==> flow/design.v <==
module milestone1 (
	input logic CLOCK_50_I,                    
	input logic resetn,
	input  logic            M1_en,
	output  logic            M1_end,
	output logic   [17:0]   SRAM_address,
	input  logic   [15:0]   SRAM_read_data,
	output logic   [15:0]   SRAM_write_data,
	output logic            SRAM_we_n
);
typedef enum logic [6:0] {
  S_DELAY1,
	S_IDLE,
	IN_S_0,
	IN_S_1,
	IN_S_2,
	IN_S_3,
	IN_S_4,
	IN_S_5,
	IN_S_6,
	IN_S_7,
	IN_S_8,
	IN_S_9,
	IN_S_10,
	IN_S_11,
	IN_S_12,
	IN_S_13,
	IN_S_14,
	IN_S_15,
	IN_S_16,
	IN_S_17,
	IN_S_18,
	IN_S_19,
	IN_S_20,
	IN_S_21,
	CC_S0_0,
	CC_S0_1,
	CC_S0_2,
	CC_S0_3,
	CC_S0_4,
	CC_S0_5,
	CC_S1_0,
	CC_S1_1,
	CC_S1_2,
	CC_S1_3,
	CC_S1_4,
	CC_S1_5,
	EN_S_0,
	EN_S_1,
	EN_S_2,
	EN_S_3,
	EN_S_4,
	EN_S_5,
	EN_S_6,
	EN_S_7,
	EN_S_8,
	EN_S_9,
	EN_S_10,
	EN_S_11,
	EN_S_12,
	EN_S_13,
	EN_S_14,
	EN_S_15,
	EN_S_16,
	EN_S_17,
	EN_S_18,
	EN_S_19,
	EN_S_20,
	EN_S_21,
	EN_S_22,
	EN_S_23,
	EN_S_24,
	EN_S_25,
	EN_S_26,
	EN_S_27
} M1_state;
M1_state state;
parameter Yaddress = 18'd0,
Uaddress = 18'd38400,
Vaddress = 18'd57600,
RGBaddress = 18'd146944;
logic [17:0] data_counter;
logic [17:0] Y_counter;
logic [17:0] RGB_counter;
logic [17:0] U_counter; 
logic [9:0] Vert_count;
logic [9:0] Hori_count;
logic [15:0] Y;
logic [7:0] U [5:0];
logic [7:0] V [5:0];
logic [7:0] Ytest;
logic [7:0] Utest;
logic [7:0] Vtest;
logic [15:0] UPrime;
logic [15:0] VPrime;
logic [32:0] U_Even;
logic [32:0] U_Odd;
logic [32:0] V_Even;
logic [32:0] V_Odd;
logic [15:0] STORY;
logic [15:0] STORU;
logic [15:0] STORV;
logic [31:0] ans1;
logic [31:0] ans2;
logic [15:0] R;
logic [15:0] G;
logic [15:0] B;
logic [31:0] R0;
logic [31:0] G0;
logic [31:0] B0;
logic [31:0] R1;
logic [31:0] G1;
logic [31:0] B1;
logic [31:0] Mult_op_1, Mult_op_2, Mult_op_3, Mult_op_4, Mult_op_5, Mult_op_6, Mult_op_7, Mult_op_8;
logic [31:0] Mult_result1, Mult_result2, Mult_result3, Mult_result4;
logic [63:0] Mult_result_long1, Mult_result_long2, Mult_result_long3, Mult_result_long4;
assign Mult_result_long1 = Mult_op_1 * Mult_op_2;
assign Mult_result1 = Mult_result_long1[31:0];
assign Mult_result_long2 = Mult_op_3 * Mult_op_4;
assign Mult_result2 = Mult_result_long2[31:0];
assign Mult_result_long3 = Mult_op_5 * Mult_op_6;
assign Mult_result3 = Mult_result_long3[31:0];
assign Mult_result_long4 = Mult_op_7 * Mult_op_8;
assign Mult_result4 = Mult_result_long4[31:0];
always_comb begin
  			Mult_op_1 = 32'd0;
			Mult_op_2 = 32'd0;
			Mult_op_3 = 32'd0;
			Mult_op_4 = 32'd0;
			Mult_op_5 = 32'd0;
			Mult_op_6 = 32'd0;
			Mult_op_7 = 32'd0;
			Mult_op_8 = 32'd0;
	case(state)
		IN_S_5: begin
			Mult_op_1 = {24'd0,U[0]};
			Mult_op_2 = 32'd21;
			Mult_op_3 = {24'd0,V[0]};
			Mult_op_4 = 32'd21;
		end
		IN_S_6: begin
			Mult_op_1 = {24'd0,U[0]};
			Mult_op_2 = 32'd52;
			Mult_op_3 = {24'd0,V[0]};
			Mult_op_4 = 32'd52;
		end
		IN_S_7: begin
			Mult_op_1 = {24'd0,U[0]};
			Mult_op_2 = 32'd159;
			Mult_op_3 = {24'd0,V[0]};
			Mult_op_4 = 32'd159;
		end
		IN_S_8: begin
			Mult_op_1 = {24'd0,U[1]};
			Mult_op_2 = 32'd159;
			Mult_op_3 = {24'd0,V[1]};
			Mult_op_4 = 32'd159;
		end
		IN_S_9: begin
			Mult_op_1 = {24'd0,U[2]};
			Mult_op_2 = 32'd52;
			Mult_op_3 = {24'd0,V[2]};
			Mult_op_4 = 32'd52;
		end
		IN_S_10: begin
			Mult_op_1 = {24'd0,U[3]};
			Mult_op_2 = 32'd21;
			Mult_op_3 = {24'd0,V[3]};
			Mult_op_4 = 32'd21;
			Mult_op_5 = {24'd0,Y[15:8]}-32'd16;
			Mult_op_6 = 32'd76284;
			Mult_op_7 = {24'd0,Y[7:0]}-32'd16;
			Mult_op_8 = 32'd76284;
		end
		IN_S_11: begin
			Mult_op_1 = {24'd0,U[0]};
			Mult_op_2 = 32'd21;
			Mult_op_3 = {24'd0,V[0]};
			Mult_op_4 = 32'd21;
			Mult_op_5 = {24'd0,VPrime[15:8]}-32'd128;
			Mult_op_6 = 32'd104595;
			Mult_op_7 = {24'd0,VPrime[7:0]}-32'd128;
			Mult_op_8 = 32'd104595;
		end
		IN_S_12: begin
			Mult_op_1 = {24'd0,U[0]};
			Mult_op_2 = 32'd52;
			Mult_op_3 = {24'd0,V[0]};
			Mult_op_4 = 32'd52;
			Mult_op_5 = {24'd0,UPrime[15:8]}-32'd128;
			Mult_op_6 = 32'd25624;
			Mult_op_7 = {24'd0,UPrime[7:0]}-32'd128;
			Mult_op_8 = 32'd25624;
		end
		IN_S_13: begin
			Mult_op_1 = {24'd0,U[1]};
			Mult_op_2 = 32'd159;
			Mult_op_3 = {24'd0,V[1]};
			Mult_op_4 = 32'd159;
			Mult_op_5 = {24'd0,VPrime[15:8]}-32'd128;
			Mult_op_6 = 32'd53281;
			Mult_op_7 = {24'd0,VPrime[7:0]}-32'd128;
			Mult_op_8 = 32'd53281;
		end
		IN_S_14: begin
			Mult_op_1 = {24'd0,U[2]};
			Mult_op_2 = 32'd159;
			Mult_op_3 = {24'd0,V[2]};
			Mult_op_4 = 32'd159;
			Mult_op_5 = {24'd0,UPrime[15:8]}-32'd128;
			Mult_op_6 = 32'd132251;
			Mult_op_7 = {24'd0,UPrime[7:0]}-32'd128;
			Mult_op_8 = 32'd132251;;
		end
		IN_S_15: begin
			Mult_op_1 = {24'd0,U[3]};
			Mult_op_2 = 32'd52;
			Mult_op_3 = {24'd0,V[3]};
			Mult_op_4 = 32'd52;
		end
		IN_S_16: begin
			Mult_op_1 = {24'd0,U[4]};
			Mult_op_2 = 32'd21;
			Mult_op_3 = {24'd0,V[4]};
			Mult_op_4 = 32'd21;
			Mult_op_5 = {24'd0,Y[15:8]}-32'd16;
			Mult_op_6 = 32'd76284;
			Mult_op_7 = {24'd0,Y[7:0]}-32'd16;
			Mult_op_8 = 32'd76284;
		end
		IN_S_17: begin
			Mult_op_1 = {24'd0,U[0]};
			Mult_op_2 = 32'd21;
			Mult_op_3 = {24'd0,V[0]};
			Mult_op_4 = 32'd21;
			Mult_op_5 = {24'd0,VPrime[15:8]}-32'd128;
			Mult_op_6 = 32'd104595;
			Mult_op_7 = {24'd0,VPrime[7:0]}-32'd128;
			Mult_op_8 = 32'd104595;
		end
		IN_S_18: begin
			Mult_op_1 = {24'd0,U[1]};
			Mult_op_2 = 32'd52;
			Mult_op_3 = {24'd0,V[1]};
			Mult_op_4 = 32'd52;
			Mult_op_5 = {24'd0,UPrime[15:8]}-32'd128;
			Mult_op_6 = 32'd25624;
			Mult_op_7 = {24'd0,UPrime[7:0]}-32'd128;
			Mult_op_8 = 32'd25624;
		end
		IN_S_19: begin
			Mult_op_1 = {24'd0,U[2]};
			Mult_op_2 = 32'd159;
			Mult_op_3 = {24'd0,V[2]};
			Mult_op_4 = 32'd159;
			Mult_op_5 = {24'd0,VPrime[15:8]}-32'd128;
			Mult_op_6 = 32'd53281;
			Mult_op_7 = {24'd0,VPrime[7:0]}-32'd128;
			Mult_op_8 = 32'd53281;
		end
		IN_S_20: begin
			Mult_op_1 = {24'd0,U[3]};
			Mult_op_2 = 32'd159;
			Mult_op_3 = {24'd0,V[3]};
			Mult_op_4 = 32'd159;
			Mult_op_5 = {24'd0,UPrime[15:8]}-32'd128;
			Mult_op_6 = 32'd132251;
			Mult_op_7 = {24'd0,UPrime[7:0]}-32'd128;
			Mult_op_8 = 32'd132251;
		end
		IN_S_21: begin
			Mult_op_1 = {24'd0,U[4]};
			Mult_op_2 = 32'd52;
			Mult_op_3 = {24'd0,V[4]};
			Mult_op_4 = 32'd52;
		end
		CC_S0_0: begin
			Mult_op_1 = {24'd0,U[5]};
			Mult_op_2 = 32'd21;
			Mult_op_3 = {24'd0,V[5]};
			Mult_op_4 = 32'd21;
			Mult_op_5 = {24'd0,Y[15:8]}-32'd16;
			Mult_op_6 = 32'd76284;
			Mult_op_7 = {24'd0,Y[7:0]}-32'd16;
			Mult_op_8 = 32'd76284;
		end
		CC_S0_1: begin
			Mult_op_1 = {24'd0,U[0]};
			Mult_op_2 = 32'd21;
			Mult_op_3 = {24'd0,V[0]};
			Mult_op_4 = 32'd21;
			Mult_op_5 = {24'd0,VPrime[15:8]}-32'd128;
			Mult_op_6 = 32'd104595;
			Mult_op_7 = {24'd0,VPrime[7:0]}-32'd128;
			Mult_op_8 = 32'd104595;
		end
		CC_S0_2: begin
			Mult_op_1 = {24'd0,U[1]};
			Mult_op_2 = 32'd52;
			Mult_op_3 = {24'd0,V[1]};
			Mult_op_4 = 32'd52;
			Mult_op_5 = {24'd0,UPrime[15:8]}-32'd128;
			Mult_op_6 = 32'd25624;
			Mult_op_7 = {24'd0,UPrime[7:0]}-32'd128;
			Mult_op_8 = 32'd25624;
		end
		CC_S0_3: begin
			Mult_op_1 = {24'd0,U[2]};
			Mult_op_2 = 32'd159;
			Mult_op_3 = {24'd0,V[2]};
			Mult_op_4 = 32'd159;
			Mult_op_5 = {24'd0,VPrime[15:8]}-32'd128;
			Mult_op_6 = 32'd53281;
			Mult_op_7 = {24'd0,VPrime[7:0]}-32'd128;
			Mult_op_8 = 32'd53281;	
		end
		CC_S0_4: begin
			Mult_op_1 = {24'd0,U[3]};
			Mult_op_2 = 32'd159;
			Mult_op_3 = {24'd0,V[3]};
			Mult_op_4 = 32'd159;
			Mult_op_5 = {24'd0,UPrime[15:8]}-32'd128;
			Mult_op_6 = 32'd132251;
			Mult_op_7 = {24'd0,UPrime[7:0]}-32'd128;
			Mult_op_8 = 32'd132251;
		end
		CC_S0_5: begin
			Mult_op_1 = {24'd0,U[4]};
			Mult_op_2 = 32'd52;
			Mult_op_3 = {24'd0,V[4]};
			Mult_op_4 = 32'd52;
		end
		CC_S1_0: begin
			Mult_op_1 = {24'd0,U[5]};
			Mult_op_2 = 32'd21;
			Mult_op_3 = {24'd0,V[5]};
			Mult_op_4 = 32'd21;
			Mult_op_5 = {24'd0,Y[15:8]}-32'd16;
			Mult_op_6 = 32'd76284;
			Mult_op_7 = {24'd0,Y[7:0]}-32'd16;
			Mult_op_8 = 32'd76284;
		end
		CC_S1_1: begin
			Mult_op_1 = {24'd0,U[0]};
			Mult_op_2 = 32'd21;
			Mult_op_3 = {24'd0,V[0]};
			Mult_op_4 = 32'd21;
			Mult_op_5 = {24'd0,VPrime[15:8]}-32'd128;
			Mult_op_6 = 32'd104595;
			Mult_op_7 = {24'd0,VPrime[7:0]}-32'd128;
			Mult_op_8 = 32'd104595;
		end
		CC_S1_2: begin
			Mult_op_1 = {24'd0,U[1]};
			Mult_op_2 = 32'd52;
			Mult_op_3 = {24'd0,V[1]};
			Mult_op_4 = 32'd52;
			Mult_op_5 = {24'd0,UPrime[15:8]}-32'd128;
			Mult_op_6 = 32'd25624;
			Mult_op_7 = {24'd0,UPrime[7:0]}-32'd128;
			Mult_op_8 = 32'd25624;
		end
		CC_S1_3: begin
			Mult_op_1 = {24'd0,U[2]};
			Mult_op_2 = 32'd159;
			Mult_op_3 = {24'd0,V[2]};
			Mult_op_4 = 32'd159;
			Mult_op_5 = {24'd0,VPrime[15:8]}-32'd128;
			Mult_op_6 = 32'd53281;
			Mult_op_7 = {24'd0,VPrime[7:0]}-32'd128;
			Mult_op_8 = 32'd53281;
		end
		CC_S1_4: begin
			Mult_op_1 = {24'd0,U[3]};
			Mult_op_2 = 32'd159;
			Mult_op_3 = {24'd0,V[3]};
			Mult_op_4 = 32'd159;
			Mult_op_5 = {24'd0,UPrime[15:8]}-32'd128;
			Mult_op_6 = 32'd132251;
			Mult_op_7 = {24'd0,UPrime[7:0]}-32'd128;
			Mult_op_8 = 32'd132251;
		end
		CC_S1_5: begin
			Mult_op_1 = {24'd0,U[4]};
			Mult_op_2 = 32'd52;
			Mult_op_3 = {24'd0,V[4]};
			Mult_op_4 = 32'd52;
		end
		EN_S_0: begin
			Mult_op_1 = {24'd0,U[5]};
			Mult_op_2 = 32'd21;
			Mult_op_3 = {24'd0,V[5]};
			Mult_op_4 = 32'd21;
			Mult_op_5 = {24'd0,Y[15:8]}-32'd16;
			Mult_op_6 = 32'd76284;
			Mult_op_7 = {24'd0,Y[7:0]}-32'd16;
			Mult_op_8 = 32'd76284;
		end
		EN_S_1: begin
			Mult_op_1 = {24'd0,U[1]};
			Mult_op_2 = 32'd21;
			Mult_op_3 = {24'd0,V[1]};
			Mult_op_4 = 32'd21;
			Mult_op_5 = {24'd0,VPrime[15:8]}-32'd128;
			Mult_op_6 = 32'd104595;
			Mult_op_7 = {24'd0,VPrime[7:0]}-32'd128;
			Mult_op_8 = 32'd104595;
		end
		EN_S_2: begin
			Mult_op_1 = {24'd0,U[2]};
			Mult_op_2 = 32'd52;
			Mult_op_3 = {24'd0,V[2]};
			Mult_op_4 = 32'd52;
			Mult_op_5 = {24'd0,UPrime[15:8]}-32'd128;
			Mult_op_6 = 32'd25624;
			Mult_op_7 = {24'd0,UPrime[7:0]}-32'd128;
			Mult_op_8 = 32'd25624;
		end
		EN_S_3: begin
			Mult_op_1 = {24'd0,U[3]};
			Mult_op_2 = 32'd159;
			Mult_op_3 = {24'd0,V[3]};
			Mult_op_4 = 32'd159;
			Mult_op_5 = {24'd0,VPrime[15:8]}-32'd128;
			Mult_op_6 = 32'd53281;
			Mult_op_7 = {24'd0,VPrime[7:0]}-32'd128;
			Mult_op_8 = 32'd53281;	
		end
		EN_S_4: begin
			Mult_op_1 = {24'd0,U[4]};
			Mult_op_2 = 32'd159;
			Mult_op_3 = {24'd0,V[4]};
			Mult_op_4 = 32'd159;
			Mult_op_5 = {24'd0,UPrime[15:8]}-32'd128;
			Mult_op_6 = 32'd132251;
			Mult_op_7 = {24'd0,UPrime[7:0]}-32'd128;
			Mult_op_8 = 32'd132251;
		end
		EN_S_5: begin
			Mult_op_1 = {24'd0,U[5]};
			Mult_op_2 = 32'd52;
			Mult_op_3 = {24'd0,V[5]};
			Mult_op_4 = 32'd52;
		end
		EN_S_6: begin
			Mult_op_1 = {24'd0,U[5]};
			Mult_op_2 = 32'd21;
			Mult_op_3 = {24'd0,V[5]};
			Mult_op_4 = 32'd21;
			Mult_op_5 = {24'd0,Y[15:8]}-32'd16;
			Mult_op_6 = 32'd76284;
			Mult_op_7 = {24'd0,Y[7:0]}-32'd16;
			Mult_op_8 = 32'd76284;
		end
		EN_S_7: begin
			Mult_op_1 = {24'd0,U[2]};
			Mult_op_2 = 32'd21;
			Mult_op_3 = {24'd0,V[2]};
			Mult_op_4 = 32'd21;
			Mult_op_5 = {24'd0,VPrime[15:8]}-32'd128;
			Mult_op_6 = 32'd104595;
			Mult_op_7 = {24'd0,VPrime[7:0]}-32'd128;
			Mult_op_8 = 32'd104595;
		end
		EN_S_8: begin
			Mult_op_1 = {24'd0,U[3]};
			Mult_op_2 = 32'd52;
			Mult_op_3 = {24'd0,V[3]};
			Mult_op_4 = 32'd52;
			Mult_op_5 = {24'd0,UPrime[15:8]}-32'd128;
			Mult_op_6 = 32'd25624;
			Mult_op_7 = {24'd0,UPrime[7:0]}-32'd128;
			Mult_op_8 = 32'd25624;
		end
		EN_S_9: begin
			Mult_op_1 = {24'd0,U[4]};
			Mult_op_2 = 32'd159;
			Mult_op_3 = {24'd0,V[4]};
			Mult_op_4 = 32'd159;
			Mult_op_5 = {24'd0,VPrime[15:8]}-32'd128;
			Mult_op_6 = 32'd53281;
			Mult_op_7 = {24'd0,VPrime[7:0]}-32'd128;
			Mult_op_8 = 32'd53281;
		end
		EN_S_10: begin
			Mult_op_1 = {24'd0,U[5]};
			Mult_op_2 = 32'd159;
			Mult_op_3 = {24'd0,V[5]};
			Mult_op_4 = 32'd159;
			Mult_op_5 = {24'd0,UPrime[15:8]}-32'd128;
			Mult_op_6 = 32'd132251;
			Mult_op_7 = {24'd0,UPrime[7:0]}-32'd128;
			Mult_op_8 = 32'd132251;
		end
		EN_S_11: begin
			Mult_op_1 = {24'd0,U[5]};
			Mult_op_2 = 32'd52;
			Mult_op_3 = {24'd0,V[5]};
			Mult_op_4 = 32'd52;
		end
		EN_S_12: begin
			Mult_op_1 = {24'd0,U[5]};
			Mult_op_2 = 32'd21;
			Mult_op_3 = {24'd0,V[5]};
			Mult_op_4 = 32'd21;
			Mult_op_5 = {24'd0,Y[15:8]}-32'd16;
			Mult_op_6 = 32'd76284;
			Mult_op_7 = {24'd0,Y[7:0]}-32'd16;
			Mult_op_8 = 32'd76284;
		end
		EN_S_13: begin
			Mult_op_1 = {24'd0,U[3]};
			Mult_op_2 = 32'd21;
			Mult_op_3 = {24'd0,V[3]};
			Mult_op_4 = 32'd21;
			Mult_op_5 = {24'd0,VPrime[15:8]}-32'd128;
			Mult_op_6 = 32'd104595;
			Mult_op_7 = {24'd0,VPrime[7:0]}-32'd128;
			Mult_op_8 = 32'd104595;
		end
		EN_S_14: begin
			Mult_op_1 = {24'd0,U[4]};
			Mult_op_2 = 32'd52;
			Mult_op_3 = {24'd0,V[4]};
			Mult_op_4 = 32'd52;
			Mult_op_5 = {24'd0,UPrime[15:8]}-32'd128;
			Mult_op_6 = 32'd25624;
			Mult_op_7 = {24'd0,UPrime[7:0]}-32'd128;
			Mult_op_8 = 32'd25624;
		end
		EN_S_15: begin
			Mult_op_1 = {24'd0,U[5]};
			Mult_op_2 = 32'd159;
			Mult_op_3 = {24'd0,V[5]};
			Mult_op_4 = 32'd159;
			Mult_op_5 = {24'd0,VPrime[15:8]}-32'd128;
			Mult_op_6 = 32'd53281;
			Mult_op_7 = {24'd0,VPrime[7:0]}-32'd128;
			Mult_op_8 = 32'd53281;	
			end
		EN_S_16: begin
			Mult_op_1 = {24'd0,U[5]};
			Mult_op_2 = 32'd159;
			Mult_op_3 = {24'd0,V[5]};
			Mult_op_4 = 32'd159;
			Mult_op_5 = {24'd0,UPrime[15:8]}-32'd128;
			Mult_op_6 = 32'd132251;
			Mult_op_7 = {24'd0,UPrime[7:0]}-32'd128;
			Mult_op_8 = 32'd132251;
		end
		EN_S_17: begin
			Mult_op_1 = {24'd0,U[5]};
			Mult_op_2 = 32'd52;
			Mult_op_3 = {24'd0,V[5]};
			Mult_op_4 = 32'd52;
		end
		EN_S_18: begin
			Mult_op_1 = {24'd0,U[5]};
			Mult_op_2 = 32'd21;
			Mult_op_3 = {24'd0,V[5]};
			Mult_op_4 = 32'd21;
			Mult_op_5 = {24'd0,Y[15:8]}-32'd16;
			Mult_op_6 = 32'd76284;
			Mult_op_7 = {24'd0,Y[7:0]}-32'd16;
			Mult_op_8 = 32'd76284;
		end
		EN_S_19: begin
			Mult_op_5 = {24'd0,VPrime[15:8]}-32'd128;
			Mult_op_6 = 32'd104595;
			Mult_op_7 = {24'd0,VPrime[7:0]}-32'd128;
			Mult_op_8 = 32'd104595;
		end
		EN_S_20: begin
			Mult_op_5 = {24'd0,UPrime[15:8]}-32'd128;
			Mult_op_6 = 32'd25624;
			Mult_op_7 = {24'd0,UPrime[7:0]}-32'd128;
			Mult_op_8 = 32'd25624;
		end
		EN_S_21: begin
			Mult_op_5 = {24'd0,VPrime[15:8]}-32'd128;
			Mult_op_6 = 32'd53281;
			Mult_op_7 = {24'd0,VPrime[7:0]}-32'd128;
			Mult_op_8 = 32'd53281;
		end
		EN_S_22: begin
			Mult_op_5 = {24'd0,UPrime[15:8]}-32'd128;
			Mult_op_6 = 32'd132251;
			Mult_op_7 = {24'd0,UPrime[7:0]}-32'd128;
			Mult_op_8 = 32'd132251;
		end
		endcase
	end
	always_ff @ (posedge CLOCK_50_I or negedge resetn) begin
		if (resetn == 1'b0) begin	
			state <= S_IDLE;
			SRAM_we_n <= 1'b1;
			SRAM_write_data <= 16'd0;
			SRAM_address <= 18'd0;
			data_counter <= 18'd0;
			Y_counter <= 18'd0;
			RGB_counter <= 18'd0;
			Vert_count <= 10'd0;
			Hori_count <= 10'd0;
			M1_end <= 1'b0;
			Y <= 16'd0;
			UPrime <= 16'd0; 
			VPrime <= 16'd0;
			STORU <= 16'd0;
			STORV <= 16'd0;
			R <= 16'd0;
			G <= 16'd0;
			B <= 16'd0;
			R0 <= 32'd0;
			G0 <= 32'd0;
			B0 <= 32'd0;
			R1 <= 32'd0;
			G1 <= 32'd0;
			B1 <= 32'd0;
			{U[5], U[4], U[3], U[2], U[1], U[0]} <= 48'd0;
			{V[5], V[4], V[3], V[2], V[1], V[0]} <= 48'd0;
			ans1 <= 32'd0;
			ans2 <= 32'd0;
			end else begin
			case (state)
				S_IDLE: begin		
					if (Hori_count == 10'd319) begin
						Vert_count <= Vert_count + 10'd1;
						Hori_count <= 10'd0;
						data_counter <= data_counter - 18'd1;
					end
					if (Vert_count == 10'd239 && Hori_count == 10'd319) begin
						M1_end <= 1'b1;
					end
					if (M1_en == 1'b1 && M1_end!=1'b1 && !(Vert_count == 10'd239 && Hori_count == 10'd319))
					state <= IN_S_0;	
				end
				S_DELAY1: begin
				  state <= IN_S_0;	
				end
				IN_S_0: begin
				  SRAM_address <= Uaddress + data_counter;
					SRAM_we_n <= 1'b1;
					state <= IN_S_1;
				end
				IN_S_1: begin
				  SRAM_address <= Vaddress + data_counter;
					data_counter <= data_counter +18'd1;
					SRAM_we_n <= 1'b1;
					state <= IN_S_2;
				end
				IN_S_2: begin
				  SRAM_address <= Uaddress + data_counter;
					SRAM_we_n <= 1'b1;
					state <= IN_S_3;
				end
				IN_S_3: begin
				  SRAM_address <= Vaddress + data_counter;
				  data_counter <= data_counter +18'd1;
					SRAM_we_n <= 1'b1;
					U[0] <= SRAM_read_data[15:8];
					U[1] <= SRAM_read_data[7:0];
					state <= IN_S_4;
				end
				IN_S_4: begin
				  SRAM_address <= Yaddress + Y_counter;
					Y_counter <= Y_counter + 18'd1;
					SRAM_we_n <= 1'b1;
					V[0] <= SRAM_read_data[15:8];
					V[1] <= SRAM_read_data[7:0];
					state <= IN_S_5;
				end
				IN_S_5: begin
				  SRAM_address <= Uaddress + data_counter;
					SRAM_we_n <= 1'b1;
					ans1 <= $signed(Mult_result1);
					ans2 <= $signed(Mult_result2);
					U[2] <= SRAM_read_data[15:8];
					U[3] <= SRAM_read_data[7:0];
					state <= IN_S_6;
				end
				IN_S_6: begin
					SRAM_address <= Vaddress + data_counter;
					data_counter <= data_counter +18'd1;
					SRAM_we_n <= 1'b1;
					ans1 <= $signed(ans1-Mult_result1);
					ans2 <= $signed(ans2-Mult_result2);
					V[2] <= SRAM_read_data[15:8];
					V[3] <= SRAM_read_data[7:0];
					state <= IN_S_7;
				end
				IN_S_7: begin
					SRAM_we_n <= 1'b1;
					Y <= SRAM_read_data;
					Ytest <= SRAM_read_data[15:8];
					ans1 <= $signed(ans1+Mult_result1);
					ans2 <= $signed(ans2+Mult_result2);
					state <= IN_S_8;
				end
				IN_S_8: begin
					SRAM_we_n <= 1'b1;
					ans1 <= $signed(ans1+Mult_result1);
					ans2 <= $signed(ans2+Mult_result2);
					U[4] <= SRAM_read_data[15:8];
					U[5] <= SRAM_read_data[7:0];
					state <= IN_S_9;
				end
				IN_S_9: begin
					ans1 <= $signed(ans1-Mult_result1);
					ans2 <= $signed(ans2-Mult_result2);
					V[4] <= SRAM_read_data[15:8];
					V[5] <= SRAM_read_data[7:0];
					state <= IN_S_10;
				end
				IN_S_10: begin
					UPrime[15:8] <= U[0];
					UPrime[7:0] <= $signed(ans1+Mult_result1+8'd128) >>8;
					ans1 <= $signed(ans1+Mult_result1+8'd128) >> 8;
					Utest <= $signed(ans1+Mult_result1+8'd128) >> 8;
					VPrime[15:8] <= V[0];
					VPrime[7:0] <= $signed(ans2+Mult_result2+8'd128) >> 8;			
					ans2 <= $signed(ans2+Mult_result2+8'd128) >> 8;
					Vtest <= $signed(ans2+Mult_result2+8'd128) >> 8;
					R0 <= $signed(Mult_result3);
					G0 <= $signed(Mult_result3);
					B0 <= $signed(Mult_result3);
					R1 <= $signed(Mult_result4);
					G1 <= $signed(Mult_result4);
					B1 <= $signed(Mult_result4);
					state <= IN_S_11;
				end
				IN_S_11: begin
					ans1 <= $signed(Mult_result1);
					ans2 <= $signed(Mult_result2);
					R0 <= $signed(R0 + Mult_result3);
					R1 <= $signed(R1 + Mult_result4);
					state <= IN_S_12;
				end
				IN_S_12: begin
				  SRAM_address <= Yaddress + Y_counter;
					Y_counter <= Y_counter + 18'd1;
					SRAM_we_n <= 1'b1;
					ans1 <= $signed(ans1-Mult_result1);
					ans2 <= $signed(ans2-Mult_result2);
					G0 <= $signed(G0 - Mult_result3);
					G1 <= $signed(G1 - Mult_result4);
					state <= IN_S_13;
				end
				IN_S_13: begin
					SRAM_address <= Yaddress + Y_counter;
					Y_counter <= Y_counter + 18'd1;
					SRAM_we_n <= 1'b1;
					ans1 <= $signed(ans1+Mult_result1);
					ans2 <= $signed(ans2+Mult_result2);
					G0 <= $signed(G0 - Mult_result3);
					G1 <= $signed(G1 - Mult_result4);
					state <= IN_S_14;
				end
				IN_S_14: begin
				  SRAM_address <= Uaddress + data_counter;
					SRAM_we_n <= 1'b1;
					Hori_count <= Hori_count + 10'd1;
					ans1 <= $signed(ans1+Mult_result1);
					ans2 <= $signed(ans2+Mult_result2);
					B0 <= $signed(B0 + Mult_result3);
					B1 <= $signed(B1 + Mult_result4);
					state <= IN_S_15;
				end
				IN_S_15: begin
					SRAM_address <= Vaddress + data_counter;
					data_counter <= data_counter + 18'd1;
					SRAM_we_n <= 1'b1;
					Y <= SRAM_read_data;
					ans1 <= $signed(ans1-Mult_result1);
					ans2 <= $signed(ans2-Mult_result2);
					R[15:8] <= R0[31] ? 8'd0 : |R0[30:24] ? 8'd255 : R0[23:16];
					G[15:8] <= G0[31] ? 8'd0 : |G0[30:24] ? 8'd255 : G0[23:16];
					B[15:8] <= B0[31] ? 8'd0 : |B0[30:24] ? 8'd255 : B0[23:16];
					R[7:0] <= R1[31] ? 8'd0 : |R1[30:24] ? 8'd255 : R1[23:16];
					G[7:0] <= G1[31] ? 8'd0 : |G1[30:24] ? 8'd255 : G1[23:16];
					B[7:0] <= B1[31] ? 8'd0 : |B1[30:24] ? 8'd255 : B1[23:16];
					SRAM_we_n <= 1'b1;
					state <= IN_S_16;
				end
				IN_S_16: begin
					SRAM_address <= RGBaddress + RGB_counter;
					SRAM_write_data <= {R[15:8],G[15:8]};
					RGB_counter <= RGB_counter + 18'd1;
					STORY <= SRAM_read_data;
					UPrime[15:8] <= U[1];
					UPrime[7:0] <= $signed(ans1+Mult_result1+8'd128) >> 8;
					VPrime[15:8] <= V[1];
					VPrime[7:0] <= $signed(ans2+Mult_result2+8'd128) >> 8;			
					R0 <= $signed(Mult_result3);
					G0 <= $signed(Mult_result3);
					B0 <= $signed(Mult_result3);
					R1 <= $signed(Mult_result4);
					G1 <= $signed(Mult_result4);
					B1 <= $signed(Mult_result4);
					SRAM_we_n <= 1'b0;
					state <= IN_S_17;
				end
				IN_S_17: begin
					STORU <= SRAM_read_data;
					SRAM_address <= RGBaddress + RGB_counter;
					SRAM_write_data <= {B[15:8],R[7:0]};
					RGB_counter <= RGB_counter + 18'd1;
					ans1 <= $signed(Mult_result1);
					ans2 <= $signed(Mult_result2);
					R0 <= $signed(R0 + Mult_result3);
					R1 <= $signed(R1 + Mult_result4);
					SRAM_we_n <= 1'b0;
					state <= IN_S_18;
				end
				IN_S_18: begin
					STORV <= SRAM_read_data;
					SRAM_address <= RGBaddress + RGB_counter;
					SRAM_write_data <= {G[7:0],B[7:0]};
					RGB_counter <= RGB_counter + 18'd1;
					ans1 <= $signed(ans1-Mult_result1);
					ans2 <= $signed(ans2-Mult_result2);
					G0 <= $signed(G0 - Mult_result3);
					G1 <= $signed(G1 - Mult_result4);
					SRAM_we_n <= 1'b0;
					state <= IN_S_19;
				end
				IN_S_19: begin
					SRAM_address <= Yaddress + Y_counter;
					Y_counter <= Y_counter + 18'd1;
					SRAM_we_n <= 1'b1;
					Y <= STORY;
					ans1 <= $signed(ans1+Mult_result1);
					ans2 <= $signed(ans2+Mult_result2);
					G0 <= $signed(G0 - Mult_result3);
					G1 <= $signed(G1 - Mult_result4);
					state <= IN_S_20;
				end
				IN_S_20: begin
					SRAM_we_n <= 1'b1;
					ans1 <= $signed(ans1+Mult_result1);
					ans2 <= $signed(ans2+Mult_result2);
					B0 <= $signed(B0 + Mult_result3);
					B1 <= $signed(B1 + Mult_result4);
					state <= IN_S_21;
				end
				IN_S_21: begin
					SRAM_we_n <= 1'b1;
					Hori_count <= Hori_count + 10'd2;
					ans1 <= $signed(ans1-Mult_result1);
					ans2 <= $signed(ans2-Mult_result2);
					R[15:8] <= R0[31] ? 8'd0 : |R0[30:24] ? 8'd255 : R0[23:16];
					G[15:8] <= G0[31] ? 8'd0 : |G0[30:24] ? 8'd255 : G0[23:16];
					B[15:8] <= B0[31] ? 8'd0 : |B0[30:24] ? 8'd255 : B0[23:16];
					R[7:0] <= R1[31] ? 8'd0 : |R1[30:24] ? 8'd255 : R1[23:16];
					G[7:0] <= G1[31] ? 8'd0 : |G1[30:24] ? 8'd255 : G1[23:16];
					B[7:0] <= B1[31] ? 8'd0 : |B1[30:24] ? 8'd255 : B1[23:16];
					Hori_count <= Hori_count + 10'd2;
					state <= CC_S0_0;
					U_counter <= 18'd5;
				end
				CC_S0_0: begin	
					SRAM_address <= RGBaddress + RGB_counter;
					SRAM_write_data <= {R[15:8],G[15:8]};
					RGB_counter <= RGB_counter + 18'd1;
					STORY <= SRAM_read_data;
					UPrime[15:8] <= U[2];
					UPrime[7:0] <= $signed(ans1+Mult_result1+8'd128) >> 8;
					VPrime[15:8] <= V[2];
					VPrime[7:0] <= $signed(ans2+Mult_result2+8'd128) >> 8;			
					R0 <= Mult_result3;
					G0 <= Mult_result3;
					B0 <= Mult_result3;
					R1 <= Mult_result4;
					G1 <= Mult_result4;
					B1 <= Mult_result4;
					U[0] <= U[1];
					U[1] <= U[2];
					U[2] <= U[3];
					U[3] <= U[4];
					U[4] <= U[5];	
					U[5] <= STORU[15:8];
					V[0] <= V[1];
					V[1] <= V[2];
					V[2] <= V[3];
					V[3] <= V[4];
					V[4] <= V[5];	
					V[5] <= STORV[15:8];
					SRAM_we_n <= 1'b0;
					state <= CC_S0_1;	
				end
				CC_S0_1: begin
					Hori_count <= Hori_count + 10'd2;
					SRAM_address <= RGBaddress + RGB_counter;
					SRAM_write_data <= {B[15:8],R[7:0]};
					RGB_counter <= RGB_counter + 18'd1;
					ans1 <= $signed(Mult_result1);
					ans2 <= $signed(Mult_result2);
					R0 <= $signed(R0 + Mult_result3);
					R1 <= $signed(R1 + Mult_result4);
					SRAM_we_n <= 1'b0;
					state <= CC_S0_2;	
				end
				CC_S0_2: begin
					SRAM_address <= RGBaddress + RGB_counter;
					SRAM_write_data <= {G[7:0],B[7:0]};
					RGB_counter <= RGB_counter + 18'd1;
					ans1 <= $signed(ans1-Mult_result1);
					ans2 <= $signed(ans2-Mult_result2);
					G0 <= $signed(G0 - Mult_result3);
					G1 <= $signed(G1 - Mult_result4);
					SRAM_we_n <= 1'b0;
					state <= CC_S0_3;	
				end
				CC_S0_3: begin
					SRAM_address <= Yaddress + Y_counter;
					Y_counter <= Y_counter + 18'd1;
					Y <= STORY;
					SRAM_we_n <= 1'b1;
					ans1 <= $signed(ans1+Mult_result1);
					ans2 <= $signed(ans2+Mult_result2);
					G0 <= $signed(G0 - Mult_result3);
					G1 <= $signed(G1 - Mult_result4);
					state <= CC_S0_4;	
				end
				CC_S0_4: begin
					SRAM_address <= Uaddress + data_counter;
					SRAM_we_n <= 1'b1;
					ans1 <= $signed(ans1+Mult_result1);
					ans2 <= $signed(ans2+Mult_result2);
					B0 <= $signed(B0 + Mult_result3);
					B1 <= $signed(B1 + Mult_result4);
					state <= CC_S0_5;	
				end
				CC_S0_5: begin
					SRAM_address <= Vaddress + data_counter;
					data_counter <= data_counter + 18'd1;
					U_counter <= U_counter + 18'd1;
					SRAM_we_n <= 1'b1;
					ans1 <= $signed(ans1-Mult_result1);
					ans2 <= $signed(ans2-Mult_result2);
					R[15:8] <= R0[31] ? 8'd0 : |R0[30:24] ? 8'd255 : R0[23:16];
					G[15:8] <= G0[31] ? 8'd0 : |G0[30:24] ? 8'd255 : G0[23:16];
					B[15:8] <= B0[31] ? 8'd0 : |B0[30:24] ? 8'd255 : B0[23:16];
					R[7:0] <= R1[31] ? 8'd0 : |R1[30:24] ? 8'd255 : R1[23:16];
					G[7:0] <= G1[31] ? 8'd0 : |G1[30:24] ? 8'd255 : G1[23:16];
					B[7:0] <= B1[31] ? 8'd0 : |B1[30:24] ? 8'd255 : B1[23:16];
					state <= CC_S1_0;	
				end
				CC_S1_0: begin	
					Hori_count <= Hori_count + 10'd2;
					SRAM_address <= RGBaddress + RGB_counter;
					SRAM_write_data <= {R[15:8],G[15:8]};
					RGB_counter <= RGB_counter + 18'd1;
					STORY <= SRAM_read_data;
					UPrime[15:8] <= U[2];
					UPrime[7:0] <= $signed(ans1+Mult_result1+8'd128) >> 8;
					VPrime[15:8] <= V[2];
					VPrime[7:0] <= $signed(ans2+Mult_result2+8'd128) >> 8;			
					R0 <= $signed(Mult_result3);
					G0 <= $signed(Mult_result3);
					B0 <= $signed(Mult_result3);
					R1 <= $signed(Mult_result4);
					G1 <= $signed(Mult_result4);
					B1 <= $signed(Mult_result4);
					U[0] <= U[1];
					U[1] <= U[2];
					U[2] <= U[3];
					U[3] <= U[4];
					U[4] <= U[5];	
					U[5] <= STORU[7:0];
					V[0] <= V[1];
					V[1] <= V[2];
					V[2] <= V[3];
					V[3] <= V[4];
					V[4] <= V[5];	
					V[5] <= STORV[7:0];
					SRAM_we_n <= 1'b0;
					state <= CC_S1_1;	
				end
				CC_S1_1: begin
					STORU <= SRAM_read_data;
					SRAM_address <= RGBaddress + RGB_counter;
					SRAM_write_data <= {B[15:8],R[7:0]};
					RGB_counter <= RGB_counter + 18'd1;
					ans1 <= $signed(Mult_result1);
					ans2 <= $signed(Mult_result2);
					R0 <= $signed(R0 + Mult_result3);
					R1 <= $signed(R1 + Mult_result4);
					SRAM_we_n <= 1'b0;
					state <= CC_S1_2;	
				end
				CC_S1_2: begin
					STORV <= SRAM_read_data;
					SRAM_address <= RGBaddress + RGB_counter;
					SRAM_write_data <= {G[7:0],B[7:0]};
					RGB_counter <= RGB_counter + 18'd1;
					ans1 <= $signed(ans1-Mult_result1);
					ans2 <= $signed(ans2-Mult_result2);
					G0 <= $signed(G0 - Mult_result3);
					G1 <= $signed(G1 - Mult_result4);
					SRAM_we_n <= 1'b0;
					state <= CC_S1_3;	
				end
				CC_S1_3: begin
					SRAM_address <= Yaddress + Y_counter;
					Y_counter <= Y_counter + 18'd1;
					Y <= STORY;
					SRAM_we_n <= 1'b1;
					ans1 <= $signed(ans1+Mult_result1);
					ans2 <= $signed(ans2+Mult_result2);
					G0 <= $signed(G0 - Mult_result3);
					G1 <= $signed(G1 - Mult_result4);
					state <= CC_S1_4;	
				end
				CC_S1_4: begin
					SRAM_we_n <= 1'b1;
					ans1 <= $signed(ans1+Mult_result1);
					ans2 <= $signed(ans2+Mult_result2);
					B0 <= $signed(B0 + Mult_result3);
					B1 <= $signed(B1 + Mult_result4);
					state <= CC_S1_5;	
				end
				CC_S1_5: begin
					ans1 <= $signed(ans1-Mult_result1);
					ans2 <= $signed(ans2-Mult_result2);
					R[15:8] <= R0[31] ? 8'd0 : |R0[30:24] ? 8'd255 : R0[23:16];
					G[15:8] <= G0[31] ? 8'd0 : |G0[30:24] ? 8'd255 : G0[23:16];
					B[15:8] <= B0[31] ? 8'd0 : |B0[30:24] ? 8'd255 : B0[23:16];
					R[7:0] <= R1[31] ? 8'd0 : |R1[30:24] ? 8'd255 : R1[23:16];
					G[7:0] <= G1[31] ? 8'd0 : |G1[30:24] ? 8'd255 : G1[23:16];
					B[7:0] <= B1[31] ? 8'd0 : |B1[30:24] ? 8'd255 : B1[23:16];
					SRAM_we_n <= 1'b1;
					if (Hori_count == 10'd311) 
					   state <= EN_S_0;
					else 
					   state <= CC_S0_0;	
				end
				EN_S_0: begin	
					SRAM_address <= RGBaddress + RGB_counter;
					SRAM_write_data <= {R[15:8],G[15:8]};
					RGB_counter <= RGB_counter + 18'd1;
					STORY <= SRAM_read_data;
					UPrime[15:8] <= U[2];
					UPrime[7:0] <= $signed(ans1+Mult_result1+8'd128) >> 8;
					VPrime[15:8] <= V[2];
					VPrime[7:0] <= $signed(ans2+Mult_result2+8'd128) >> 8;			
					R0 <= $signed(Mult_result3);
					G0 <= $signed(Mult_result3);
					B0 <= $signed(Mult_result3);
					R1 <= $signed(Mult_result4);
					G1 <= $signed(Mult_result4);
					B1 <= $signed(Mult_result4);
					SRAM_we_n <= 1'b0;
					state <= EN_S_1;	
				end
				EN_S_1: begin
					SRAM_address <= RGBaddress + RGB_counter;
					SRAM_write_data <= {B[15:8],R[7:0]};
					RGB_counter <= RGB_counter + 18'd1;
					ans1 <= $signed(Mult_result1);
					ans2 <= $signed(Mult_result2);
					R0 <= $signed(R0 + Mult_result3);
					R1 <= $signed(R1 + Mult_result4);
					SRAM_we_n <= 1'b0;
					state <= EN_S_2;	
				end
				EN_S_2: begin
					SRAM_address <= RGBaddress + RGB_counter;
					SRAM_write_data <= {G[7:0],B[7:0]};
					RGB_counter <= RGB_counter + 18'd1;
					ans1 <= $signed(ans1-Mult_result1);
					ans2 <= $signed(ans2-Mult_result2);
					G0 <= $signed(G0 - Mult_result3);
					G1 <= $signed(G1 - Mult_result4);
					SRAM_we_n <= 1'b0;
					state <= EN_S_3;	
				end
				EN_S_3: begin
					SRAM_address <= Yaddress + Y_counter;
					Y_counter <= Y_counter + 18'd1;
					SRAM_we_n <= 1'b1;
					Y <= STORY;
					ans1 <= $signed(ans1+Mult_result1);
					ans2 <= $signed(ans2+Mult_result2);
					G0 <= $signed(G0 - Mult_result3);
					G1 <= $signed(G1 - Mult_result4);
					state <= EN_S_4;	
				end
				EN_S_4: begin
					SRAM_we_n <= 1'b1;
					ans1 <= $signed(ans1+Mult_result1);
					ans2 <= $signed(ans2+Mult_result2);
					B0 <= $signed(B0 + Mult_result3);
					B1 <= $signed(B1 + Mult_result4);
					state <= EN_S_5;	
				end
				EN_S_5: begin
					Hori_count <= Hori_count + 10'd2;
					SRAM_we_n <= 1'b1;
					ans1 <= $signed(ans1-Mult_result1);
					ans2 <= $signed(ans2-Mult_result2);
					R[15:8] <= R0[31] ? 8'd0 : |R0[30:24] ? 8'd255 : R0[23:16];
					G[15:8] <= G0[31] ? 8'd0 : |G0[30:24] ? 8'd255 : G0[23:16];
					B[15:8] <= B0[31] ? 8'd0 : |B0[30:24] ? 8'd255 : B0[23:16];
					R[7:0] <= R1[31] ? 8'd0 : |R1[30:24] ? 8'd255 : R1[23:16];
					G[7:0] <= G1[31] ? 8'd0 : |G1[30:24] ? 8'd255 : G1[23:16];
					B[7:0] <= B1[31] ? 8'd0 : |B1[30:24] ? 8'd255 : B1[23:16];
					SRAM_we_n <= 1'b1;
					state <= EN_S_6;	
				end
				EN_S_6: begin
					SRAM_address <= RGBaddress + RGB_counter;
					SRAM_write_data <= {R[15:8],G[15:8]};
					RGB_counter <= RGB_counter + 18'd1;
					STORY <= SRAM_read_data;
					UPrime[15:8] <= U[3];
					UPrime[7:0] <= $signed(ans1+Mult_result1+8'd128) >> 8;
					VPrime[15:8] <= V[3];
					VPrime[7:0] <= $signed(ans2+Mult_result2+8'd128) >> 8;			
					R0 <= $signed(Mult_result3);
					G0 <= $signed(Mult_result3);
					B0 <= $signed(Mult_result3);
					R1 <= $signed(Mult_result4);
					G1 <= $signed(Mult_result4);
					B1 <= $signed(Mult_result4);
					SRAM_we_n <= 1'b0;
					state <= EN_S_7;
				end
				EN_S_7: begin
					SRAM_address <= RGBaddress + RGB_counter;
					SRAM_write_data <= {B[15:8],R[7:0]};
					RGB_counter <= RGB_counter + 18'd1;
					ans1 <= $signed(Mult_result1);
					ans2 <= $signed(Mult_result2);
					R0 <= $signed(R0 + Mult_result3);
					R1 <= $signed(R1 + Mult_result4);
					SRAM_we_n <= 1'b0;	
					state <= EN_S_8;
				end
				EN_S_8: begin
					SRAM_address <= RGBaddress + RGB_counter;
					SRAM_write_data <= {G[7:0],B[7:0]};
					RGB_counter <= RGB_counter + 18'd1;
					ans1 <= $signed(ans1-Mult_result1);
					ans2 <= $signed(ans2-Mult_result2);
					G0 <= $signed(G0 - Mult_result3);
					G1 <= $signed(G1 - Mult_result4);
					SRAM_we_n <= 1'b0;	
					state <= EN_S_9;
				end
				EN_S_9: begin
					SRAM_address <= Yaddress + Y_counter;
					Y_counter <= Y_counter + 18'd1;
					SRAM_we_n <= 1'b1;
					Y <= STORY;
					ans1 <= $signed(ans1+Mult_result1);
					ans2 <= $signed(ans2+Mult_result2);
					G0 <= $signed(G0 - Mult_result3);
					G1 <= $signed(G1 - Mult_result4);
					state <= EN_S_10;
				end
				EN_S_10: begin
					SRAM_we_n <= 1'b1;
					ans1 <= $signed(ans1+Mult_result1);
					ans2 <= $signed(ans2+Mult_result2);
					B0 <= $signed(B0 + Mult_result3);
					B1 <= $signed(B1 + Mult_result4);
					state <= EN_S_11;
				end
				EN_S_11: begin
					SRAM_we_n <= 1'b1;
					Hori_count <= Hori_count + 10'd2;
					ans1 <= $signed(ans1-Mult_result1);
					ans2 <= $signed(ans2-Mult_result2);
					R[15:8] <= R0[31] ? 8'd0 : |R0[30:24] ? 8'd255 : R0[23:16];
					G[15:8] <= G0[31] ? 8'd0 : |G0[30:24] ? 8'd255 : G0[23:16];
					B[15:8] <= B0[31] ? 8'd0 : |B0[30:24] ? 8'd255 : B0[23:16];
					R[7:0] <= R1[31] ? 8'd0 : |R1[30:24] ? 8'd255 : R1[23:16];
					G[7:0] <= G1[31] ? 8'd0 : |G1[30:24] ? 8'd255 : G1[23:16];
					B[7:0] <= B1[31] ? 8'd0 : |B1[30:24] ? 8'd255 : B1[23:16];
					state <= EN_S_12;
				end
				EN_S_12: begin
					SRAM_address <= RGBaddress + RGB_counter;
					SRAM_write_data <= {R[15:8],G[15:8]};
					RGB_counter <= RGB_counter + 18'd1;
					STORY <= SRAM_read_data;
					UPrime[15:8] <= U[4];
					UPrime[7:0] <= $signed(ans1+Mult_result1+8'd128) >> 8;
					VPrime[15:8] <= V[4];
					VPrime[7:0] <= $signed(ans2+Mult_result2+8'd128) >> 8;			
					R0 <= $signed(Mult_result3);
					G0 <= $signed(Mult_result3);
					B0 <= $signed(Mult_result3);
					R1 <= $signed(Mult_result4);
					G1 <= $signed(Mult_result4);
					B1 <= $signed(Mult_result4);
					SRAM_we_n <= 1'b0;
					state <= EN_S_13;
				end
				EN_S_13: begin
					SRAM_address <= RGBaddress + RGB_counter;
					SRAM_write_data <= {B[15:8],R[7:0]};
					RGB_counter <= RGB_counter + 18'd1;
					ans1 <= $signed(Mult_result1);
					ans2 <= $signed(Mult_result2);
					R0 <= $signed(R0 + Mult_result3);
					R1 <= $signed(R1 + Mult_result4);
					SRAM_we_n <= 1'b0;
					state <= EN_S_14;
				end
				EN_S_14: begin
					SRAM_address <= RGBaddress + RGB_counter;
					SRAM_write_data <= {G[7:0],B[7:0]};
					RGB_counter <= RGB_counter + 18'd1;
					ans1 <= $signed(ans1-Mult_result1);
					ans2 <= $signed(ans2-Mult_result2);
					G0 <= $signed(G0 - Mult_result3);
					G1 <= $signed(G1 - Mult_result4);
					SRAM_we_n <= 1'b0;
					state <= EN_S_15;
				end
				EN_S_15: begin
					SRAM_we_n <= 1'b1;
					Y <= STORY;
					ans1 <= $signed(ans1+Mult_result1);
					ans2 <= $signed(ans2+Mult_result2);
					G0 <= $signed(G0 - Mult_result3);
					G1 <= $signed(G1 - Mult_result4);
					state <= EN_S_16;
				end
				EN_S_16: begin
					SRAM_we_n <= 1'b1;
					ans1 <= $signed(ans1+Mult_result1);
					ans2 <= $signed(ans2+Mult_result2);
					B0 <= $signed(B0 + Mult_result3);
					B1 <= $signed(B1 + Mult_result4);
					state <= EN_S_17;
				end
				EN_S_17: begin
					SRAM_we_n <= 1'b1;
					ans1 <= $signed(ans1-Mult_result1);
					ans2 <= $signed(ans2-Mult_result2);
					R[15:8] <= R0[31] ? 8'd0 : |R0[30:24] ? 8'd255 : R0[23:16];
					G[15:8] <= G0[31] ? 8'd0 : |G0[30:24] ? 8'd255 : G0[23:16];
					B[15:8] <= B0[31] ? 8'd0 : |B0[30:24] ? 8'd255 : B0[23:16];
					R[7:0] <= R1[31] ? 8'd0 : |R1[30:24] ? 8'd255 : R1[23:16];
					G[7:0] <= G1[31] ? 8'd0 : |G1[30:24] ? 8'd255 : G1[23:16];
					B[7:0] <= B1[31] ? 8'd0 : |B1[30:24] ? 8'd255 : B1[23:16];
					SRAM_we_n <= 1'b1;
					state <= EN_S_18;
				end
				EN_S_18: begin
					SRAM_address <= RGBaddress + RGB_counter;
					SRAM_write_data <= {R[15:8],G[15:8]};
					RGB_counter <= RGB_counter + 18'd1;
					Hori_count <= Hori_count + 10'd2;
					UPrime[15:8] <= U[5];
					UPrime[7:0] <= $signed(ans1+Mult_result1+8'd128) >> 8;
					VPrime[15:8] <= V[5];
					VPrime[7:0] <= $signed(ans2+Mult_result2+8'd128) >> 8;			
					R0 <= $signed(Mult_result3);
					G0 <= $signed(Mult_result3);
					B0 <= $signed(Mult_result3);
					R1 <= $signed(Mult_result4);
					G1 <= $signed(Mult_result4);
					B1 <= $signed(Mult_result4);
					SRAM_we_n <= 1'b0;
					state <= EN_S_19;
				end
				EN_S_19: begin
					SRAM_address <= RGBaddress + RGB_counter;
					SRAM_write_data <= {B[15:8],R[7:0]};
					RGB_counter <= RGB_counter + 18'd1;
					R0 <= $signed(R0 + Mult_result3);
					R1 <= $signed(R1 + Mult_result4);
					SRAM_we_n <= 1'b0;
					state <= EN_S_20;
				end
				EN_S_20: begin
					SRAM_address <= RGBaddress + RGB_counter;
					SRAM_write_data <= {G[7:0],B[7:0]};
					RGB_counter <= RGB_counter + 18'd1;
					G0 <= $signed(G0 - Mult_result3);
					G1 <= $signed(G1 - Mult_result4);
					SRAM_we_n <= 1'b0;
					state <= EN_S_21;
				end
				EN_S_21: begin
					SRAM_we_n <= 1'b1;
					G0 <= $signed(G0 - Mult_result3);
					G1 <= $signed(G1 - Mult_result4);
					state <= EN_S_22;
				end
				EN_S_22: begin
					SRAM_we_n <= 1'b1;
					B0 <= $signed(B0 + Mult_result3);
					B1 <= $signed(B1 + Mult_result4);
					state <= EN_S_23;
				end
				EN_S_23: begin
					Hori_count <= Hori_count + 10'd2;
					SRAM_we_n <= 1'b1;
					R[15:8] <= R0[31] ? 8'd0 : |R0[30:24] ? 8'd255 : R0[23:16];
					G[15:8] <= G0[31] ? 8'd0 : |G0[30:24] ? 8'd255 : G0[23:16];
					B[15:8] <= B0[31] ? 8'd0 : |B0[30:24] ? 8'd255 : B0[23:16];
					R[7:0] <= R1[31] ? 8'd0 : |R1[30:24] ? 8'd255 : R1[23:16];
					G[7:0] <= G1[31] ? 8'd0 : |G1[30:24] ? 8'd255 : G1[23:16];
					B[7:0] <= B1[31] ? 8'd0 : |B1[30:24] ? 8'd255 : B1[23:16];
					SRAM_we_n <= 1'b1;
					state <= EN_S_24;
				end
				EN_S_24: begin
					SRAM_address <= RGBaddress + RGB_counter;
					SRAM_write_data <= {R[15:8],G[15:8]};
					RGB_counter <= RGB_counter + 18'd1;
					SRAM_we_n <= 1'b0;
					state <= EN_S_25;
				end
				EN_S_25: begin
					SRAM_address <= RGBaddress + RGB_counter;
					SRAM_write_data <= {B[15:8],R[7:0]};
					RGB_counter <= RGB_counter + 18'd1;
					SRAM_we_n <= 1'b0;
					state <= EN_S_26;
				end
				EN_S_26: begin
					SRAM_address <= RGBaddress + RGB_counter;
					SRAM_write_data <= {G[7:0],B[7:0]};
					RGB_counter <= RGB_counter + 18'd1;
					SRAM_we_n <= 1'b0;
					state <= EN_S_27;
				end
				EN_S_27: begin
				  SRAM_we_n <= 1'b1;
				  state <= S_IDLE;
				end
				default: state <= S_IDLE;
			endcase
		end
	end
	endmodule
Ticket comment

Reports on milestone1 --
Tool output for the design above before and after an edit, in the order of the flow. Lines under "before" count in the file above, lines under "after" in the edited file. "change": "after" minus "before" as printed here. "relative change": 100 x difference / "before". Cell names lack the library's common part. A cell with - has no value.
Set-up: top module milestone1, clock input CLOCK_50_I, cell library sky130hd, timing corner tt_025C_1v80

Edit of the RTL --
The edit as a unified diff against the file above. A script made this edit. It was not meant as an optimisation and need not keep what the design does.
begin of diff
@@ -6,5 +6,5 @@
 	output logic   [17:0]   SRAM_address,
 	input  logic   [15:0]   SRAM_read_data,
-	output logic   [15:0]   SRAM_write_data,
+	output logic   [7:0]   SRAM_write_data,
 	output logic            SRAM_we_n
 );
end of diff

After elaboration --
Yosys after proc, flatten, opt, wreduce and memory -nomap, before mapping. Print and check cells are not counted.
Operators by class:
- $add $sub $neg | before 28, after 26, change -2, relative change -7.14%
- $mul | before 4, after 4, change 0, relative change 0.00%
- equal/unequal tests | before 68, after 68, change 0, relative change 0.00%
- muxes and demuxes | before 57, after 49, change -8, relative change -14.04%
- bitwise logic cells | before 1, after 1, change 0, relative change 0.00%
- reduce/logical cells | before 71, after 69, change -2, relative change -2.82%
Operators by type and width:
- 2-to-1 mux 8 bit | before 18, after 12, change -6, relative change -33.33%
- OR reduction 7 bit | before 9, after 7, change -2, relative change -22.22%
- adder 32 bit | before 6, after 4, change -2, relative change -33.33%
- case mux 32 bit (select 2 bit) | before 6, after 4, change -2, relative change -33.33%
- case mux 8 bit (select 3 bit) | before 3, after 4, change +1, relative change +33.33%
- case mux 16 bit (select 3 bit) | before 1, after 0, change -1, relative change -100.00%
- == test 7 x 6 -> 1 bit (second input constant) | before 32, after 32, change 0, relative change 0.00%
- == test 7 x 5 -> 1 bit (second input constant) | before 16, after 16, change 0, relative change 0.00%
- OR reduction 8 bit | before 13, after 13, change 0, relative change 0.00%
- nonzero test 2 bit | before 12, after 12, change 0, relative change 0.00%
- case mux 8 bit (select 2 bit) | before 10, after 10, change 0, relative change 0.00%
- == test 7 x 4 -> 1 bit (second input constant) | before 8, after 8, change 0, relative change 0.00%
- OR reduction 16 bit | before 6, after 6, change 0, relative change 0.00%
- AND reduction 2 bit | before 5, after 5, change 0, relative change 0.00%
- == test 7 x 3 -> 1 bit (second input constant) | before 4, after 4, change 0, relative change 0.00%
- multiplier 32 x 32 -> 32 bit | before 4, after 4, change 0, relative change 0.00%
- case mux 8 bit (select 6 bit) | before 4, after 4, change 0, relative change 0.00%
- nonzero test 3 bit | before 4, after 4, change 0, relative change 0.00%
- OR reduction 2 bit | before 4, after 4, change 0, relative change 0.00%
- subtractor 32 bit | before 4, after 4, change 0, relative change 0.00%
- subtractor 8 x 8 -> 9 bit (second input constant) | before 4, after 4, change 0, relative change 0.00%
- adder 18 x 1 -> 18 bit (second input constant) | before 3, after 3, change 0, relative change 0.00%
- logical AND 1 bit | before 3, after 3, change 0, relative change 0.00%
- OR reduction 6 bit | before 3, after 3, change 0, relative change 0.00%
- adder 10 x 1 -> 10 bit (second input constant) | before 2, after 2, change 0, relative change 0.00%
- adder 16 x 18 -> 18 bit (first input constant) | before 2, after 2, change 0, relative change 0.00%
- adder 32 x 8 -> 32 bit (second input constant) | before 2, after 2, change 0, relative change 0.00%
- == test 10 x 9 -> 1 bit (second input constant) | before 2, after 2, change 0, relative change 0.00%
The list need not be complete.
Word-level totals:
- flip-flop bits (word level) | before 613, after 525, change -88, relative change -14.36%
- bits of input ports | before 19, after 19, change 0, relative change 0.00%
- output and inout port bits | before 36, after 28, change -8, relative change -22.22%
- cells after elaboration | before 270, after 256, change -14, relative change -5.19%

Longest topological paths --
Longest topological path by Yosys (ltp), each cell counted once; first at word level (registers and memories cut), then after technology mapping (sequential cells cut; the memories' decode and read muxes count).
Logic depth:
- depth in word-level cells | before 7, after 7, change 0, relative change 0.00%
- ABC_AREA | before 0, after 0
- gate-level depth with buffers | before 50, after 50, change 0, relative change 0.00%
- mapped depth without buffers | before 46, after 49, change +3, relative change +6.52%

Mapped cells and area --
Source: synth_stat.txt of the flow (Yosys; design flattened, memories mapped). It holds for the ABC_AREA given above (unset counts as 0); a run with the other value may have another netlist.
Mapped netlist:
- cell count | before 7323, after 6204, change -1119, relative change -15.28%
- synthesis area (um^2) | before 62712.6, after 53112.2, change -9600.4, relative change -15.31%
- area of sequential cells (um^2) | before 15396.0, after 12192.9, change -3203.1, relative change -20.80%
- flip-flop cells | before 612, after 484, change -128, relative change -20.92%
- buffer cells | before 346, after 281, change -65, relative change -18.79%
Cells by type:
- nor2_1 | before 728, after 580, change -148, relative change -20.33%
- dfrtp_1 | before 595, after 467, change -128, relative change -21.51%
- nand2_1 | before 623, after 520, change -103, relative change -16.53%
- o21ai_0 | before 345, after 245, change -100, relative change -28.99%
- a21oi_1 | before 579, after 480, change -99, relative change -17.10%
- ha_1 | before 526, after 438, change -88, relative change -16.73%
- clkbuf_1 | before 281, after 223, change -58, relative change -20.64%
- xnor2_1 | before 275, after 223, change -52, relative change -18.91%
- xor2_1 | before 159, after 108, change -51, relative change -32.08%
- a221o_1 | before 45, after 16, change -29, relative change -64.44%
- o31ai_1 | before 69, after 44, change -25, relative change -36.23%
- inv_1 | before 869, after 845, change -24, relative change -2.76%
- a211oi_1 | before 78, after 54, change -24, relative change -30.77%
- a22oi_1 | before 90, after 112, change +22, relative change +24.44%
- a31oi_1 | before 90, after 70, change -20, relative change -22.22%
- a21o_1 | before 120, after 101, change -19, relative change -15.83%
- and3_1 | before 56, after 37, change -19, relative change -33.93%
- a222oi_1 | before 51, after 33, change -18, relative change -35.29%
The list need not be complete.

Timing after synthesis --
Source: OpenSTA report_checks on the synthesized netlist (no wires, ideal clock, input and output delay 20% of the period each), path of least setup slack; recovery checks are left aside. Register names are those of the netlist, which keeps one name where synthesis merged equal registers.
Path post-synthesis:
- path type | before register to register, after register to register
- start | before register state, after register state
- end | before register G0[31], after register G0[30]
- clock period (ps) | before 13000, after 13000, change 0, relative change 0.00%
- library setup time (ps) | before 135, after 94, change -41
- time at the first pin (ps) | before 0, after 0, change 0
- arrival (ps) | before 10968, after 10207, change -761, relative change -6.94%
- data required time (ps) | before 12865, after 12906, change +41, relative change +0.32%
- slack (ps) | before 1898, after 2699, change +801
- delay of the path (ps) | before 11103, after 10301, change -802, relative change -7.22%
- stages | before 48, after 50, change +2, relative change +4.17%
- path buffers | before 3, after 2, change -1, relative change -33.33%
- period reached after synthesis (ps) | before 11102, after 10301, change -801, relative change -7.21%
"delay of the path" is the arrival time less input delay plus setup time. "stages": output pins that drive a net of the path, with the launching flip-flop's if there is one; two outputs of one cell count as two. "period reached after synthesis" is the clock period less the worst setup slack; recovery checks do not enter. This is arithmetic on one report: input and output delays are still those of the set period (20% each). An end named without its bit number is one bit of that signal or, where synthesis recoded a state register, one of its new flip-flops. A register here has more assigning lines than the two given.
On the way, post-synthesis, before: cell sequence dfrtp_1 -> clkbuf_1 -> buf_2 -> nor2_1 -> nand2_1 -> a311o_1 -> o2111ai_1 -> o31a_1 -> clkbuf_1 -> nand2_1 -> nor4b_1 -> nor3_1 -> nor2_1 -> nor2_1 -> fa_1 -> inv_1 -> fa_1 -> fa_1 -> (+12 left out) -> nor2_1 -> nor2_1 -> o21ai_0 -> xnor2_1 -> ha_1 -> a21o_1 -> a21o_1 -> a21oi_1 -> a21oi_1 -> o21ai_0 -> maj3_2 -> maj3_2 -> o2111ai_1 -> a31oi_1 -> maj3_1 -> maj3_2 -> mux2i_1 -> o211ai_1
RTL lines, path post-synthesis, before:
- start, declared | RTL line 77 | M1_state state;
- start, assigned | RTL line 595 | state <= S_IDLE;
- start, assigned | RTL line 635 | state <= IN_S_0;
- end, assigned | RTL line 724 | G0 <= $signed(Mult_result3);
- end, assigned | RTL line 744 | G0 <= $signed(G0 - Mult_result3);
- end, declared | RTL line 109 | logic [31:0] G0;
before: No chain of elaborated cells between the ends is given.
On the way, post-synthesis, after: cell sequence dfrtp_1 -> buf_2 -> buf_1 -> nor2_1 -> a21oi_1 -> o32ai_1 -> nand2_1 -> a21oi_1 -> nor2_1 -> nand2_1 -> nand3_1 -> inv_1 -> nor3_1 -> nor2_1 -> inv_1 -> nand2_1 -> fa_1 -> inv_1 -> (+14 left out) -> a21o_1 -> a21oi_1 -> xor2_1 -> ha_1 -> a21oi_1 -> nand2_1 -> nor3_1 -> o311a_1 -> a311oi_1 -> a31o_2 -> a21oi_1 -> a41oi_1 -> a211oi_2 -> a211oi_2 -> maj3_2 -> maj3_2 -> xnor2_1 -> a221oi_2
RTL lines, path post-synthesis, after:
- start, declared | RTL line 77 | M1_state state;
- start, assigned | RTL line 595 | state <= S_IDLE;
- start, assigned | RTL line 635 | state <= IN_S_0;
- end, assigned | RTL line 724 | G0 <= $signed(Mult_result3);
- end, assigned | RTL line 744 | G0 <= $signed(G0 - Mult_result3);
- end, declared | RTL line 109 | logic [31:0] G0;
after: No chain of elaborated cells between the ends is given.

Timing after layout --
From the final timing report of the runs of pair 1: the path of least setup slack in the routed layout; clock arrival at registers is part of the times. The report prints the path's times to 10 ps; the period is as set.
Path post-layout:
- path type | before register to register, after register to register
- start | before register state, after register state
- end | before register G0[31], after register G0[31]
- clock period (ps) | before 13000, after 13000, change 0, relative change 0.00%
- library setup time (ps) | before 130, after 120, change -10
- time at the first pin (ps) | before 690, after 740, change +50, relative change +7.25%
- arrival (ps) | before 12760, after 12630, change -130, relative change -1.02%
- data required time (ps) | before 13560, after 13540, change -20, relative change -0.15%
- slack (ps) | before 800, after 910, change +110
- stages | before 41, after 46, change +5, relative change +12.20%
- path buffers | before 2, after 0, change -2, relative change -100.00%
An end named without its bit number is one bit of that signal or, where synthesis recoded a state register, one of its new flip-flops. A register here has more assigning lines than the two given.
On the way, post-layout, before: cell sequence dfrtp_2 -> buf_4 -> xnor2_1 -> nor2_1 -> a221oi_1 -> a21oi_1 -> o31a_2 -> nand2_4 -> nor4b_1 -> buf_4 -> nor3_1 -> nor2_1 -> nor2_1 -> inv_1 -> fa_1 -> inv_1 -> fa_1 -> inv_1 -> (+5 left out) -> ha_1 -> nand2_1 -> o31ai_2 -> a21oi_1 -> xor2_1 -> ha_1 -> a21o_1 -> a21oi_1 -> nand3b_1 -> o21ai_0 -> maj3_2 -> maj3_2 -> o2111ai_1 -> a31oi_1 -> maj3_1 -> maj3_2 -> mux2i_1 -> o211ai_1
RTL lines, path post-layout, before:
- start, declared | RTL line 77 | M1_state state;
- start, assigned | RTL line 595 | state <= S_IDLE;
- start, assigned | RTL line 635 | state <= IN_S_0;
- end, assigned | RTL line 724 | G0 <= $signed(Mult_result3);
- end, assigned | RTL line 744 | G0 <= $signed(G0 - Mult_result3);
- end, declared | RTL line 109 | logic [31:0] G0;
before: No chain of elaborated cells between the ends is given.
On the way, post-layout, after: cell sequence dfrtp_1 -> nand2b_1 -> and2_1 -> o21ai_0 -> nand2_1 -> a21oi_1 -> nor2_1 -> nand2_4 -> nand3_1 -> inv_1 -> nor3_1 -> nor2_1 -> inv_1 -> nand2_1 -> fa_1 -> inv_1 -> fa_1 -> inv_1 -> (+10 left out) -> o21ai_1 -> o21ai_0 -> a221o_1 -> a21oi_1 -> xor2_1 -> ha_1 -> nand4_1 -> a2111oi_0 -> o21ai_0 -> a32oi_1 -> o2111ai_1 -> nor4bb_1 -> maj3_2 -> maj3_2 -> o22ai_1 -> a21oi_1 -> o21bai_1 -> nand4b_1
RTL lines, path post-layout, after:
- start, declared | RTL line 77 | M1_state state;
- start, assigned | RTL line 595 | state <= S_IDLE;
- start, assigned | RTL line 635 | state <= IN_S_0;
- end, assigned | RTL line 724 | G0 <= $signed(Mult_result3);
- end, assigned | RTL line 744 | G0 <= $signed(G0 - Mult_result3);
- end, declared | RTL line 109 | logic [31:0] G0;
after: No chain of elaborated cells between the ends is given.

Flow runs --
Both versions went through the flow (Yosys, OpenROAD) with the same settings in each pair. Constraints: input delay and output delay 20% of the set period each, output load 0.01 pF.
Flow settings, pair 1: CORE_UTILIZATION 40, period_ns 13.0, CAP_MARGIN 20, CORE_MARGIN 2, SLEW_MARGIN 20
Results, pair 1:
- Yosys chip area after synthesis (um^2) | before 62712.6, after 53112.2, change -9600.4, relative change -15.31%
- die footprint (um^2) | before 159964.0, after 135711.0, change -24253.0, relative change -15.16%
- std-cell area (final layout) (um^2) | before 68469.4, after 57690.3, change -10779.1, relative change -15.74%
- utilization (%) | before 43.9, after 43.8, change -0.1
- setup slack of the critical path (ps) | before 803, after 912, change +109
- worst hold slack in the final report (ps) | before 463, after 471, change +8
- achieved period (ps) | before 12197, after 12088, change -109, relative change -0.89%
Flow settings, pair 2: CAP_MARGIN 0, CORE_MARGIN 4, CORE_UTILIZATION 58, CTS_CLUSTER_DIAMETER 31, CTS_CLUSTER_SIZE 59, GPL_ROUTABILITY_DRIVEN 0, GPL_TIMING_DRIVEN 1, MIN_ROUTING_LAYER met1, PLACE_DENSITY 0.57, SETUP_SLACK_MARGIN 0.69, SLEW_MARGIN 5, TNS_END_PERCENT 75, period_ns 21.0
Results, pair 2:
- Yosys chip area after synthesis (um^2) | before 62712.6, after 53112.2, change -9600.4, relative change -15.31%
- die footprint (um^2) | before 113451.0, after 96478.6, change -16972.4, relative change -14.96%
- std-cell area (final layout) (um^2) | before 70532.6, after 59498.3, change -11034.3, relative change -15.64%
- utilization (%) | before 65.8, after 65.8, change 0.0
- setup slack of the critical path (ps) | before 7010, after 8238, change +1228
- worst hold slack in the final report (ps) | before 457, after 465, change +8
- achieved period (ps) | before 13990, after 12762, change -1228, relative change -8.78%
"achieved period": clock period set for the run, less the worst setup slack. It is reckoned from that one timing run; input and output delays stay at 20% of the period that was set.
